==> flow/design.v <==
`timescale 1ns / 1ps
module chacha20_quarter#(parameter N = 32)(
    input wire [N-1:0] a,
    input wire [N-1:0] b,
    input wire [N-1:0] c,
    input wire [N-1:0] d,
    output wire [N-1:0] a_out,
    output wire [N-1:0] b_out,
    output wire [N-1:0] c_out,
    output wire [N-1:0] d_out
);
function [N-1:0] rotate_left;
    input [N-1:0] value;
    input integer amount;
    begin
        rotate_left = (value << amount) | (value >> (32 - amount));
    end
endfunction
wire [N-1:0] a1, b1, c1, d1;
wire [N-1:0] a2, b2, c2, d2;
assign a1 = a + b;
assign d1 = rotate_left(d ^ a1, 16);
assign c1 = c + d1;
assign b1 = rotate_left(b ^ c1, 12);
assign a2 = a1 + b1;
assign d2 = rotate_left(d1 ^ a2, 8);
assign c2 = c1 + d2;
assign b2 = rotate_left(b1 ^ c2, 7);
assign a_out = a2;
assign b_out = b2;
assign c_out = c2;
assign d_out = d2;
endmodule
`timescale 1ns / 1ps
module multiple_rounds#(parameter N = 32, parameter M= 20)(
  input clk, input rst,
  input wire [N-1:0] a,
  input wire [N-1:0] b,
  input wire [N-1:0] c,
  input wire [N-1:0] d,
  output wire [N-1:0] a_out,
  output wire [N-1:0] b_out,
  output wire [N-1:0] c_out,
  output wire [N-1:0] d_out,
  output reg ready);
  reg [N-1:0] a_hold_0;
  reg [N-1:0] b_hold_0;
  reg [N-1:0] c_hold_0;
  reg [N-1:0] d_hold_0;
  wire [N-1:0] a_next_0;
  wire [N-1:0] b_next_0;
  wire [N-1:0] c_next_0;
  wire [N-1:0] d_next_0;
  reg [N-1:0] a_hold_1;
  reg [N-1:0] b_hold_1;
  reg [N-1:0] c_hold_1;
  reg [N-1:0] d_hold_1;
  wire [N-1:0] a_next_1;
  wire [N-1:0] b_next_1;
  wire [N-1:0] c_next_1;
  wire [N-1:0] d_next_1;
  reg [N-1:0] a_hold_2;
  reg [N-1:0] b_hold_2;
  reg [N-1:0] c_hold_2;
  reg [N-1:0] d_hold_2;
  wire [N-1:0] a_next_2;
  wire [N-1:0] b_next_2;
  wire [N-1:0] c_next_2;
  wire [N-1:0] d_next_2;
  reg [N-1:0] a_hold_3;
  reg [N-1:0] b_hold_3;
  reg [N-1:0] c_hold_3;
  reg [N-1:0] d_hold_3;
  wire [N-1:0] a_next_3;
  wire [N-1:0] b_next_3;
  wire [N-1:0] c_next_3;
  wire [N-1:0] d_next_3;
  reg [N-1:0] a_hold_4;
  reg [N-1:0] b_hold_4;
  reg [N-1:0] c_hold_4;
  reg [N-1:0] d_hold_4;
  wire [N-1:0] a_next_4;
  wire [N-1:0] b_next_4;
  wire [N-1:0] c_next_4;
  wire [N-1:0] d_next_4;
  reg [N-1:0] a_hold_5;
  reg [N-1:0] b_hold_5;
  reg [N-1:0] c_hold_5;
  reg [N-1:0] d_hold_5;
  wire [N-1:0] a_next_5;
  wire [N-1:0] b_next_5;
  wire [N-1:0] c_next_5;
  wire [N-1:0] d_next_5;
  reg [N-1:0] a_hold_6;
  reg [N-1:0] b_hold_6;
  reg [N-1:0] c_hold_6;
  reg [N-1:0] d_hold_6;
  wire [N-1:0] a_next_6;
  wire [N-1:0] b_next_6;
  wire [N-1:0] c_next_6;
  wire [N-1:0] d_next_6;
  reg [N-1:0] a_hold_7;
  reg [N-1:0] b_hold_7;
  reg [N-1:0] c_hold_7;
  reg [N-1:0] d_hold_7;
  wire [N-1:0] a_next_7;
  wire [N-1:0] b_next_7;
  wire [N-1:0] c_next_7;
  wire [N-1:0] d_next_7;
  reg [N-1:0] a_hold_8;
  reg [N-1:0] b_hold_8;
  reg [N-1:0] c_hold_8;
  reg [N-1:0] d_hold_8;
  wire [N-1:0] a_next_8;
  wire [N-1:0] b_next_8;
  wire [N-1:0] c_next_8;
  wire [N-1:0] d_next_8;
  reg [N-1:0] a_hold_9;
  reg [N-1:0] b_hold_9;
  reg [N-1:0] c_hold_9;
  reg [N-1:0] d_hold_9;
  wire [N-1:0] a_next_9;
  wire [N-1:0] b_next_9;
  wire [N-1:0] c_next_9;
  wire [N-1:0] d_next_9;
  reg [N-1:0] a_hold_10;
  reg [N-1:0] b_hold_10;
  reg [N-1:0] c_hold_10;
  reg [N-1:0] d_hold_10;
  reg [4:0] count;
  reg [4:0] count_next;
  chacha20_quarter rounds_dut0(.a(a_hold_0),.b(b_hold_0),
                              .c(c_hold_0),.d(d_hold_0),
                              .a_out(a_next_0),.b_out(b_next_0),
                              .c_out(c_next_0),.d_out(d_next_0));
  chacha20_quarter rounds_dut1(.a(a_hold_1),.b(b_hold_1),
                              .c(c_hold_1),.d(d_hold_1),
                              .a_out(a_next_1),.b_out(b_next_1),
                              .c_out(c_next_1),.d_out(d_next_1));
  chacha20_quarter rounds_dut2(.a(a_hold_2),.b(b_hold_2),
                              .c(c_hold_2),.d(d_hold_2),
                              .a_out(a_next_2),.b_out(b_next_2),
                              .c_out(c_next_2),.d_out(d_next_2));
  chacha20_quarter rounds_dut3(.a(a_hold_3),.b(b_hold_3),
                              .c(c_hold_3),.d(d_hold_3),
                              .a_out(a_next_3),.b_out(b_next_3),
                              .c_out(c_next_3),.d_out(d_next_3));
  chacha20_quarter rounds_dut4(.a(a_hold_4),.b(b_hold_4),
                              .c(c_hold_4),.d(d_hold_4),
                              .a_out(a_next_4),.b_out(b_next_4),
                              .c_out(c_next_4),.d_out(d_next_4));
  chacha20_quarter rounds_dut5(.a(a_hold_5),.b(b_hold_5),
                              .c(c_hold_5),.d(d_hold_5),
                              .a_out(a_next_5),.b_out(b_next_5),
                              .c_out(c_next_5),.d_out(d_next_5)); 
  chacha20_quarter rounds_dut6(.a(a_hold_6),.b(b_hold_6),
                              .c(c_hold_6),.d(d_hold_6),
                              .a_out(a_next_6),.b_out(b_next_6),
                              .c_out(c_next_6),.d_out(d_next_6));   
  chacha20_quarter rounds_dut7(.a(a_hold_7),.b(b_hold_7),
                              .c(c_hold_7),.d(d_hold_7),
                              .a_out(a_next_7),.b_out(b_next_7),
                              .c_out(c_next_7),.d_out(d_next_7)); 
  chacha20_quarter rounds_dut8(.a(a_hold_8),.b(b_hold_8),
                              .c(c_hold_8),.d(d_hold_8),
                              .a_out(a_next_8),.b_out(b_next_8),
                              .c_out(c_next_8),.d_out(d_next_8));
  chacha20_quarter rounds_dut9(.a(a_hold_9),.b(b_hold_9),
                              .c(c_hold_9),.d(d_hold_9),
                              .a_out(a_next_9),.b_out(b_next_9),
                              .c_out(c_next_9),.d_out(d_next_9));                                                     
  always@(posedge clk or negedge rst)begin
    if(~rst)begin
      a_hold_0 <= 'b0;
      b_hold_0 <= 'b0;
      c_hold_0 <= 'b0;
      d_hold_0 <= 'b0;
    end
    else begin
      a_hold_0 <= a;
      b_hold_0 <= b;
      c_hold_0 <= c;
      d_hold_0 <= d;
    end
  end
  always@(posedge clk or negedge rst)begin
    if(~rst)begin
      a_hold_1 <= 'b0;
      b_hold_1 <= 'b0;
      c_hold_1 <= 'b0;
      d_hold_1 <= 'b0;
    end
    else begin
      a_hold_1 <= a_next_0;
      b_hold_1 <= b_next_0;
      c_hold_1 <= c_next_0;
      d_hold_1 <= d_next_0;
    end
  end
  always@(posedge clk or negedge rst)begin
    if(~rst)begin
      a_hold_2 <= 'b0;
      b_hold_2 <= 'b0;
      c_hold_2 <= 'b0;
      d_hold_2 <= 'b0;
    end
    else begin
      a_hold_2 <= a_next_1;
      b_hold_2 <= b_next_1;
      c_hold_2 <= c_next_1;
      d_hold_2 <= d_next_1;
    end
  end
  always@(posedge clk or negedge rst)begin
    if(~rst)begin
      a_hold_3 <= 'b0;
      b_hold_3 <= 'b0;
      c_hold_3 <= 'b0;
      d_hold_3 <= 'b0;
    end
    else begin
      a_hold_3 <= a_next_2;
      b_hold_3 <= b_next_2;
      c_hold_3 <= c_next_2;
      d_hold_3 <= d_next_2;
    end
  end
  always@(posedge clk or negedge rst)begin
    if(~rst)begin
      a_hold_4 <= 'b0;
      b_hold_4 <= 'b0;
      c_hold_4 <= 'b0;
      d_hold_4 <= 'b0;
    end
    else begin
      a_hold_4 <= a_next_3;
      b_hold_4 <= b_next_3;
      c_hold_4 <= c_next_3;
      d_hold_4 <= d_next_3;
    end
  end
  always@(posedge clk or negedge rst)begin
    if(~rst)begin
      a_hold_5 <= 'b0;
      b_hold_5 <= 'b0;
      c_hold_5 <= 'b0;
      d_hold_5 <= 'b0;
    end
    else begin
      a_hold_5 <= a_next_4;
      b_hold_5 <= b_next_4;
      c_hold_5 <= c_next_4;
      d_hold_5 <= d_next_4;
    end
  end 
  always@(posedge clk or negedge rst)begin
    if(~rst)begin
      a_hold_6 <= 'b0;
      b_hold_6 <= 'b0;
      c_hold_6 <= 'b0;
      d_hold_6 <= 'b0;
    end
    else begin
      a_hold_6 <= a_next_5;
      b_hold_6 <= b_next_5;
      c_hold_6 <= c_next_5;
      d_hold_6 <= d_next_5;
    end
  end 
  always@(posedge clk or negedge rst)begin
    if(~rst)begin
      a_hold_7 <= 'b0;
      b_hold_7 <= 'b0;
      c_hold_7 <= 'b0;
      d_hold_7 <= 'b0;
    end
    else begin
      a_hold_7 <= a_next_6;
      b_hold_7 <= b_next_6;
      c_hold_7 <= c_next_6;
      d_hold_7 <= d_next_6;
    end
  end 
  always@(posedge clk or negedge rst)begin
    if(~rst)begin
      a_hold_8 <= 'b0;
      b_hold_8 <= 'b0;
      c_hold_8 <= 'b0;
      d_hold_8 <= 'b0;
    end
    else begin
      a_hold_8 <= a_next_7;
      b_hold_8 <= b_next_7;
      c_hold_8 <= c_next_7;
      d_hold_8 <= d_next_7;
    end
  end
  always@(posedge clk or negedge rst)begin
    if(~rst)begin
      a_hold_9 <= 'b0;
      b_hold_9 <= 'b0;
      c_hold_9 <= 'b0;
      d_hold_9 <= 'b0;
    end
    else begin
      a_hold_9 <= a_next_8;
      b_hold_9 <= b_next_8;
      c_hold_9 <= c_next_8;
      d_hold_9 <= d_next_8;
    end
  end
  always@(posedge clk or negedge rst)begin
    if(~rst)begin
      a_hold_10 <= 'b0;
      b_hold_10 <= 'b0;
      c_hold_10 <= 'b0;
      d_hold_10 <= 'b0;
      ready <= 'b0;
    end
    else begin
      a_hold_10 <= a_next_9;
      b_hold_10 <= b_next_9;
      c_hold_10 <= c_next_9;
      d_hold_10 <= d_next_9;
      ready <= 1'b1;
    end
  end
  assign a_out = a_hold_10;
  assign b_out = b_hold_10;
  assign c_out = c_hold_10;
  assign d_out = d_hold_10;
endmodule
Reports on multiple_rounds
The steps from the RTL of multiple_rounds to its reports follow in flow order.
Lines are those of the file above, counted from 1.
Operators carry their Yosys type and port widths (W data, S select, Z words).
Not given: n/a
Design
  design top: multiple_rounds
  clock: clk
  standard-cell library: sky130hd
  timing corner: tt_025C_1v80

Word-level counts
Counts by Yosys on the flattened word-level netlist (proc, flatten, opt, wreduce; memories kept). Register bits leave out memories and registers merged into their read ports (data or address); mux counts leave out enables and synchronous resets folded into registers. Print and check cells are left out. Cells with the same type and inputs are merged into one.
Storage and ports
  input bits: 130
  memory cells: 0
  bits in latches: 0
  output and inout bits: 129
  register bits after elaboration: 1409
  clocked read ports x word width: 0
  memory bits (read-only): 0
  memory bits (writable): 0
  word-level cells: 165
Cells by class
  div/mod/pow operators: 0
  multipliers: 0
  eq/ne operators: 0
  bitwise operators: 80
  add/sub/neg operators: 40
  muxes and demuxes: 0
  order comparisons: 0
  reductions and logical operators: 0
  shift-type cells: 0
Operators with widths (number)
  $add A32 B32 Y32: 40
  $xor A32 B32 Y32: 40
  $or A32 B12 Y32: 10
  $or A32 B16 Y32: 10
  $or A32 B7 Y32: 10
  $or A32 B8 Y32: 10

Depth
Yosys ltp: most cells in a row. Word level: on the elaborated netlist, between registers, memories and ports. Mapped: between sequential cells and ports; inverters and the memories' decode and read muxes count.
Depth
  depth in word-level cells: 12
  ABC_AREA: 0
  depth in mapped cells: 52
  depth with buffers taken out: 52

Mapped cells and area
Source: synth_stat.txt of the flow (Yosys; design flattened, memories mapped). It holds for the ABC_AREA given above (unset counts as 0); a run with the other value may have another netlist.
The area totals of this step are shown rounded.
Synthesis totals
  flip-flop cells: 1409
  buffer cells: 39
  sequential area: 0.03526 mm^2
  chip area (Yosys): 0.1053 mm^2
  mapped cells: 10643
Cell types
  sky130_fd_sc_hd__dfrtp_1: number 1409, total area 3.53E+04 um^2
  sky130_fd_sc_hd__ha_1: number 1266, total area 1.58E+04 um^2
  sky130_fd_sc_hd__xor2_1: number 1504, total area 1.32E+04 um^2
  sky130_fd_sc_hd__xnor2_1: number 878, total area 7.69E+03 um^2
  sky130_fd_sc_hd__a21oi_1: number 966, total area 4.83E+03 um^2
  sky130_fd_sc_hd__a21o_1: number 601, total area 4.51E+03 um^2
  sky130_fd_sc_hd__o21ai_0: number 481, total area 2.41E+03 um^2
  sky130_fd_sc_hd__nor2_1: number 567, total area 2.13E+03 um^2
  sky130_fd_sc_hd__nand2_1: number 478, total area 1.79E+03 um^2
  sky130_fd_sc_hd__inv_1: number 352, total area 1.32E+03 um^2
  sky130_fd_sc_hd__o21bai_1: number 157, total area 1178.63 um^2
  sky130_fd_sc_hd__o21a_1: number 152, total area 1.14E+03 um^2
  sky130_fd_sc_hd__a211oi_1: number 118, total area 885.85 um^2
  sky130_fd_sc_hd__nand3_1: number 177, total area 885.85 um^2
  sky130_fd_sc_hd__nand2b_1: number 131, total area 819.536 um^2
  sky130_fd_sc_hd__fa_1: number 40, total area 800.768 um^2
  sky130_fd_sc_hd__nor2b_1: number 125, total area 782 um^2
  sky130_fd_sc_hd__and3_1: number 100, total area 625.6 um^2
Not listed: further types 83, cells in them 1141.
By module: a second synthesis without flattening, with its own total; a netlist apart from the flattened one above.
Unflattened totals
  cells (unflattened synthesis): 11620
  area (unflattened synthesis): 0.113 mm^2
Rows give one instance, submodules left out.
Modules
  chacha20_quarter: area 0.007775 mm^2, cells 1021, sequential area 0 mm^2, times used 10
  multiple_rounds: area 0.03526 mm^2, cells 1410, sequential area 0.03526 mm^2, times used 1

Path before layout
Source: OpenSTA report_checks on the synthesized netlist (no wires, ideal clock, input and output delay 20% of the period each), path of least setup slack; recovery checks are left aside. Register names are those of the netlist, which keeps one name where synthesis merged equal registers.
Timing after synthesis
  path kind: register to register
  start point: reg b_hold_6[0]
  end point: reg b_hold_7[5]
  time at the first pin: 0 ps
  slack: 7616 ps
  period: 18000 ps
  delay of the path: 10384 ps
  setup time: 79 ps
  path buffers: 0
  stages: 46
  data required time: 17921 ps
  arrival: 10305 ps
  synthesis period reached: 10384 ps
"delay of the path" = arrival - input delay + setup time.
"stages" counts driving pins, that of a launching flip-flop among them; a cell with two outputs on the path counts twice.
"synthesis period reached" is the clock period less the worst setup slack; recovery checks do not enter. This is arithmetic on one report: input and output delays are still those of the set period (20% each).
Between the ends stands the longest chain of elaborated cells between them, by number of cells; it is not shown to be the way that was timed. Of several equally long chains one is given.
A line is the first line of the expression or statement that the cell stems from. Yosys adds cells for indexed reads and writes and turns some case tables into memories.
On the way, after synthesis
  path through: sky130_fd_sc_hd__dfrtp_1 sky130_fd_sc_hd__ha_1 sky130_fd_sc_hd__fa_1 sky130_fd_sc_hd__a211oi_1 sky130_fd_sc_hd__nor2_1 sky130_fd_sc_hd__a211oi_1 sky130_fd_sc_hd__a211oi_1 sky130_fd_sc_hd__o21a_1 sky130_fd_sc_hd__nor2_1 sky130_fd_sc_hd__o21ai_0 sky130_fd_sc_hd__a21oi_1 sky130_fd_sc_hd__xnor2_1 sky130_fd_sc_hd__xor2_1 sky130_fd_sc_hd__ha_1 sky130_fd_sc_hd__nor2b_1 sky130_fd_sc_hd__a311o_1 sky130_fd_sc_hd__o311a_1 sky130_fd_sc_hd__a221oi_2 [10 not listed] sky130_fd_sc_hd__a221o_1 sky130_fd_sc_hd__nor3_2 sky130_fd_sc_hd__o31ai_1 sky130_fd_sc_hd__a221o_1 sky130_fd_sc_hd__a21oi_2 sky130_fd_sc_hd__xor3_1 sky130_fd_sc_hd__ha_1 sky130_fd_sc_hd__a21o_1 sky130_fd_sc_hd__a21oi_1 sky130_fd_sc_hd__a21boi_0 sky130_fd_sc_hd__a31oi_1 sky130_fd_sc_hd__a21oi_1 sky130_fd_sc_hd__a221oi_1 sky130_fd_sc_hd__o21ai_0 sky130_fd_sc_hd__a21o_1 sky130_fd_sc_hd__nor4b_1 sky130_fd_sc_hd__a211o_1 sky130_fd_sc_hd__xor2_1
  length of the longest elaborated chain: 12
  elaborated cells between the ends (all ways): 12
  RTL lines with such cells: 9
  classes of those cells: add/sub: 4; logic: 8
Ends and longest elaborated chain, after synthesis
  start, declared: RTL line 95  | reg [N-1:0] b_hold_6;
  start, assigned: RTL line 259  | b_hold_6 <= 'b0;
  start, assigned: RTL line 265  | b_hold_6 <= b_next_5;
  $add A32 B32 Y32: RTL line 21  | assign a1 = a + b;
  $xor A32 B32 Y32: RTL line 22  | assign d1 = rotate_left(d ^ a1, 16);
  $or A32 B16 Y32: RTL line 16  | rotate_left = (value << amount) | (value >> (32 - amount));
  $add A32 B32 Y32: RTL line 23  | assign c1 = c + d1;
  $xor A32 B32 Y32: RTL line 24  | assign b1 = rotate_left(b ^ c1, 12);
  $or A32 B12 Y32: RTL line 16
  $add A32 B32 Y32: RTL line 25  | assign a2 = a1 + b1;
  $xor A32 B32 Y32: RTL line 26  | assign d2 = rotate_left(d1 ^ a2, 8);
  $or A32 B8 Y32: RTL line 16
  $add A32 B32 Y32: RTL line 27  | assign c2 = c1 + d2;
  $xor A32 B32 Y32: RTL line 28  | assign b2 = rotate_left(b1 ^ c2, 7);
  $or A32 B7 Y32: RTL line 16
  end, assigned: RTL line 273  | b_hold_7 <= 'b0;
  end, assigned: RTL line 279  | b_hold_7 <= b_next_6;
  end, declared: RTL line 103  | reg [N-1:0] b_hold_7;
Nets of the timed path that keep an RTL name, with a line that drives or declares them; the list need not be complete.
Named nets, after synthesis (RTL line)
  d_next_6[7]: 16
  c_next_6[30]: 27

Timing after layout
From the final timing report of run 1: the path of least setup slack in the routed layout; clock arrival at registers is part of the times.
The path's times are printed in steps of 10 ps; the period is the one set.
Timing after layout
  path kind: register to register
  start point: reg b_hold_3[0]
  end point: reg b_hold_4[3]
  path buffers: 0
  data required time: 21190 ps
  stages: 53
  time at the first pin: 860 ps
  arrival: 16240 ps
  setup time: 160 ps
  period: 20500 ps
  slack: 4950 ps
Between the ends stands the longest chain of elaborated cells between them, by number of cells; it is not shown to be the way that was timed. Of several equally long chains one is given.
On the way, after layout
  path through: sky130_fd_sc_hd__dfrtp_1 sky130_fd_sc_hd__ha_1 sky130_fd_sc_hd__inv_1 sky130_fd_sc_hd__fa_1 sky130_fd_sc_hd__nor2b_1 sky130_fd_sc_hd__o21ai_0 sky130_fd_sc_hd__a21boi_0 sky130_fd_sc_hd__o21ai_0 sky130_fd_sc_hd__a211oi_1 sky130_fd_sc_hd__o2111ai_1 sky130_fd_sc_hd__nand2_1 sky130_fd_sc_hd__xor2_1 sky130_fd_sc_hd__xor2_1 sky130_fd_sc_hd__ha_1 sky130_fd_sc_hd__fa_1 sky130_fd_sc_hd__a21o_1 sky130_fd_sc_hd__a21o_1 sky130_fd_sc_hd__a31oi_1 [17 not listed] sky130_fd_sc_hd__o32ai_1 sky130_fd_sc_hd__nor2_1 sky130_fd_sc_hd__xnor2_1 sky130_fd_sc_hd__xor2_1 sky130_fd_sc_hd__ha_1 sky130_fd_sc_hd__inv_1 sky130_fd_sc_hd__fa_1 sky130_fd_sc_hd__nor2b_1 sky130_fd_sc_hd__o21ai_0 sky130_fd_sc_hd__a21oi_1 sky130_fd_sc_hd__a41o_1 sky130_fd_sc_hd__o41ai_1 sky130_fd_sc_hd__o221a_2 sky130_fd_sc_hd__o31ai_1 sky130_fd_sc_hd__a21o_1 sky130_fd_sc_hd__a21oi_1 sky130_fd_sc_hd__xnor2_1 sky130_fd_sc_hd__xor2_1
  length of the longest elaborated chain: 12
  elaborated cells between the ends (all ways): 12
  RTL lines with such cells: 9
  classes of those cells: add/sub: 4; logic: 8
Ends and longest elaborated chain, after layout
  start, declared: RTL line 71  | reg [N-1:0] b_hold_3;
  start, assigned: RTL line 217  | b_hold_3 <= 'b0;
  start, assigned: RTL line 223  | b_hold_3 <= b_next_2;
  $add A32 B32 Y32: RTL line 21  | assign a1 = a + b;
  $xor A32 B32 Y32: RTL line 22  | assign d1 = rotate_left(d ^ a1, 16);
  $or A32 B16 Y32: RTL line 16  | rotate_left = (value << amount) | (value >> (32 - amount));
  $add A32 B32 Y32: RTL line 23  | assign c1 = c + d1;
  $xor A32 B32 Y32: RTL line 24  | assign b1 = rotate_left(b ^ c1, 12);
  $or A32 B12 Y32: RTL line 16
  $add A32 B32 Y32: RTL line 25  | assign a2 = a1 + b1;
  $xor A32 B32 Y32: RTL line 26  | assign d2 = rotate_left(d1 ^ a2, 8);
  $or A32 B8 Y32: RTL line 16
  $add A32 B32 Y32: RTL line 27  | assign c2 = c1 + d2;
  $xor A32 B32 Y32: RTL line 28  | assign b2 = rotate_left(b1 ^ c2, 7);
  $or A32 B7 Y32: RTL line 16
  end, assigned: RTL line 231  | b_hold_4 <= 'b0;
  end, assigned: RTL line 237  | b_hold_4 <= b_next_3;
  end, declared: RTL line 79  | reg [N-1:0] b_hold_4;
Nets of the timed path that keep an RTL name, with a line that drives or declares them; the list need not be complete.
Named nets, after layout (RTL line)
  a_next_3[24]: 25
  d_next_3[0]: 16
  c_next_3[28]: 27

==> runs of multiple_rounds <==
Stored flow runs of multiple_rounds (3 of them; Yosys, OpenROAD, sky130hd). They differ in their settings and are not a sequence. Constraints: input delay and output delay 20% of the set period each, output load 0.01 pF.
"worst setup path time" means the part of the period allowed to the worst setup path (the constraints hold back 20% at inputs and 20% at outputs) less its slack; where the path has registers, the arrival times of their clocks count too.
"worst setup path time" is given in steps of 10 ps.
The measured numbers are rounded.

Run 1
==> flow/run.sh <==
#!/bin/bash
# the make line also repeats the synthesis and layout settings of config.mk as NAME=value (left out here)
make -C /OpenROAD-flow-scripts/flow DESIGN_CONFIG=/design/flow/config.mk WORK_HOME=/design/flow/orfs CLKGATE_MAP_FILE= finish
==> flow/config.mk <==
export PLATFORM = sky130hd
export DESIGN_NAME = multiple_rounds
export DESIGN_NICKNAME = multiple_rounds
export VERILOG_FILES = /design/flow/design.v
export SDC_FILE = /design/flow/constraint.sdc
export NUM_CORES = 4
export LEC_CHECK = 0
export CAP_MARGIN = 25
export CELL_PAD_IN_SITES_DETAIL_PLACEMENT = 0
export CORE_ASPECT_RATIO = 1.18
export CORE_MARGIN = 2
export CORE_UTILIZATION = 54
export GPL_TIMING_DRIVEN = 0
export MAX_ROUTING_LAYER = met5
export PLACE_DENSITY_LB_ADDON = 0.29
export SLEW_MARGIN = 20
==> flow/constraint.sdc <==
create_clock -name core_clock -period 20.5 [get_ports {clk}]
set_input_delay 4.1000 -clock core_clock [delete_from_list [all_inputs] [get_ports {clk}]]
set_output_delay 4.1000 -clock core_clock [all_outputs]
set_load 0.01 [all_outputs]

==> results of run 1 <==
chip area after synthesis (Yosys): 0.1053 mm^2
die area: 0.1986 mm^2
utilization: 60.2 %
worst setup slack after layout: 4,952 ps
total negative slack: 0 ps
worst setup path time: 15,550 ps
worst setup path kind: register to register

Run 2
==> flow/run.sh <==
#!/bin/bash
# the make line also repeats the synthesis and layout settings of config.mk as NAME=value (left out here)
make -C /OpenROAD-flow-scripts/flow DESIGN_CONFIG=/design/flow/config.mk WORK_HOME=/design/flow/orfs CLKGATE_MAP_FILE= finish
==> flow/config.mk <==
export PLATFORM = sky130hd
export DESIGN_NAME = multiple_rounds
export DESIGN_NICKNAME = multiple_rounds
export VERILOG_FILES = /design/flow/design.v
export SDC_FILE = /design/flow/constraint.sdc
export NUM_CORES = 4
export LEC_CHECK = 0
export CAP_MARGIN = 40
export CELL_PAD_IN_SITES_GLOBAL_PLACEMENT = 1
export CORE_ASPECT_RATIO = 0.92
export CORE_MARGIN = 2
export CORE_UTILIZATION = 40
export GPL_TIMING_DRIVEN = 0
export MAX_ROUTING_LAYER = met5
export MIN_ROUTING_LAYER = met2
export SLEW_MARGIN = 5
export TNS_END_PERCENT = 55
==> flow/constraint.sdc <==
create_clock -name core_clock -period 21.7 [get_ports {clk}]
set_input_delay 4.3400 -clock core_clock [delete_from_list [all_inputs] [get_ports {clk}]]
set_output_delay 4.3400 -clock core_clock [all_outputs]
set_load 0.01 [all_outputs]

==> results of run 2 <==
did not finish, routing stopped with GRT-0116

Run 3
==> flow/run.sh <==
#!/bin/bash
# the make line also repeats the synthesis and layout settings of config.mk as NAME=value (left out here)
make -C /OpenROAD-flow-scripts/flow DESIGN_CONFIG=/design/flow/config.mk WORK_HOME=/design/flow/orfs CLKGATE_MAP_FILE= finish
==> flow/config.mk <==
export PLATFORM = sky130hd
export DESIGN_NAME = multiple_rounds
export DESIGN_NICKNAME = multiple_rounds
export VERILOG_FILES = /design/flow/design.v
export SDC_FILE = /design/flow/constraint.sdc
export NUM_CORES = 4
export LEC_CHECK = 0
export ABC_AREA = 1
export CAP_MARGIN = 25
export CELL_PAD_IN_SITES_DETAIL_PLACEMENT = 0
export CELL_PAD_IN_SITES_GLOBAL_PLACEMENT = 2
export CORE_ASPECT_RATIO = 0.92
export CORE_MARGIN = 8
export CORE_UTILIZATION = 53
export CTS_CLUSTER_DIAMETER = 186
export CTS_CLUSTER_SIZE = 89
export GPL_ROUTABILITY_DRIVEN = 0
export GPL_TIMING_DRIVEN = 1
export HOLD_SLACK_MARGIN = 0.1
export MAX_ROUTING_LAYER = met4
export PLACE_DENSITY = 0.56
export SLEW_MARGIN = 20
export TNS_END_PERCENT = 40
==> flow/constraint.sdc <==
create_clock -name core_clock -period 20.5 [get_ports {clk}]
set_input_delay 4.1000 -clock core_clock [delete_from_list [all_inputs] [get_ports {clk}]]
set_output_delay 4.1000 -clock core_clock [all_outputs]
set_load 0.01 [all_outputs]

==> results of run 3 <==
did not finish, placement stopped with GPL-0301
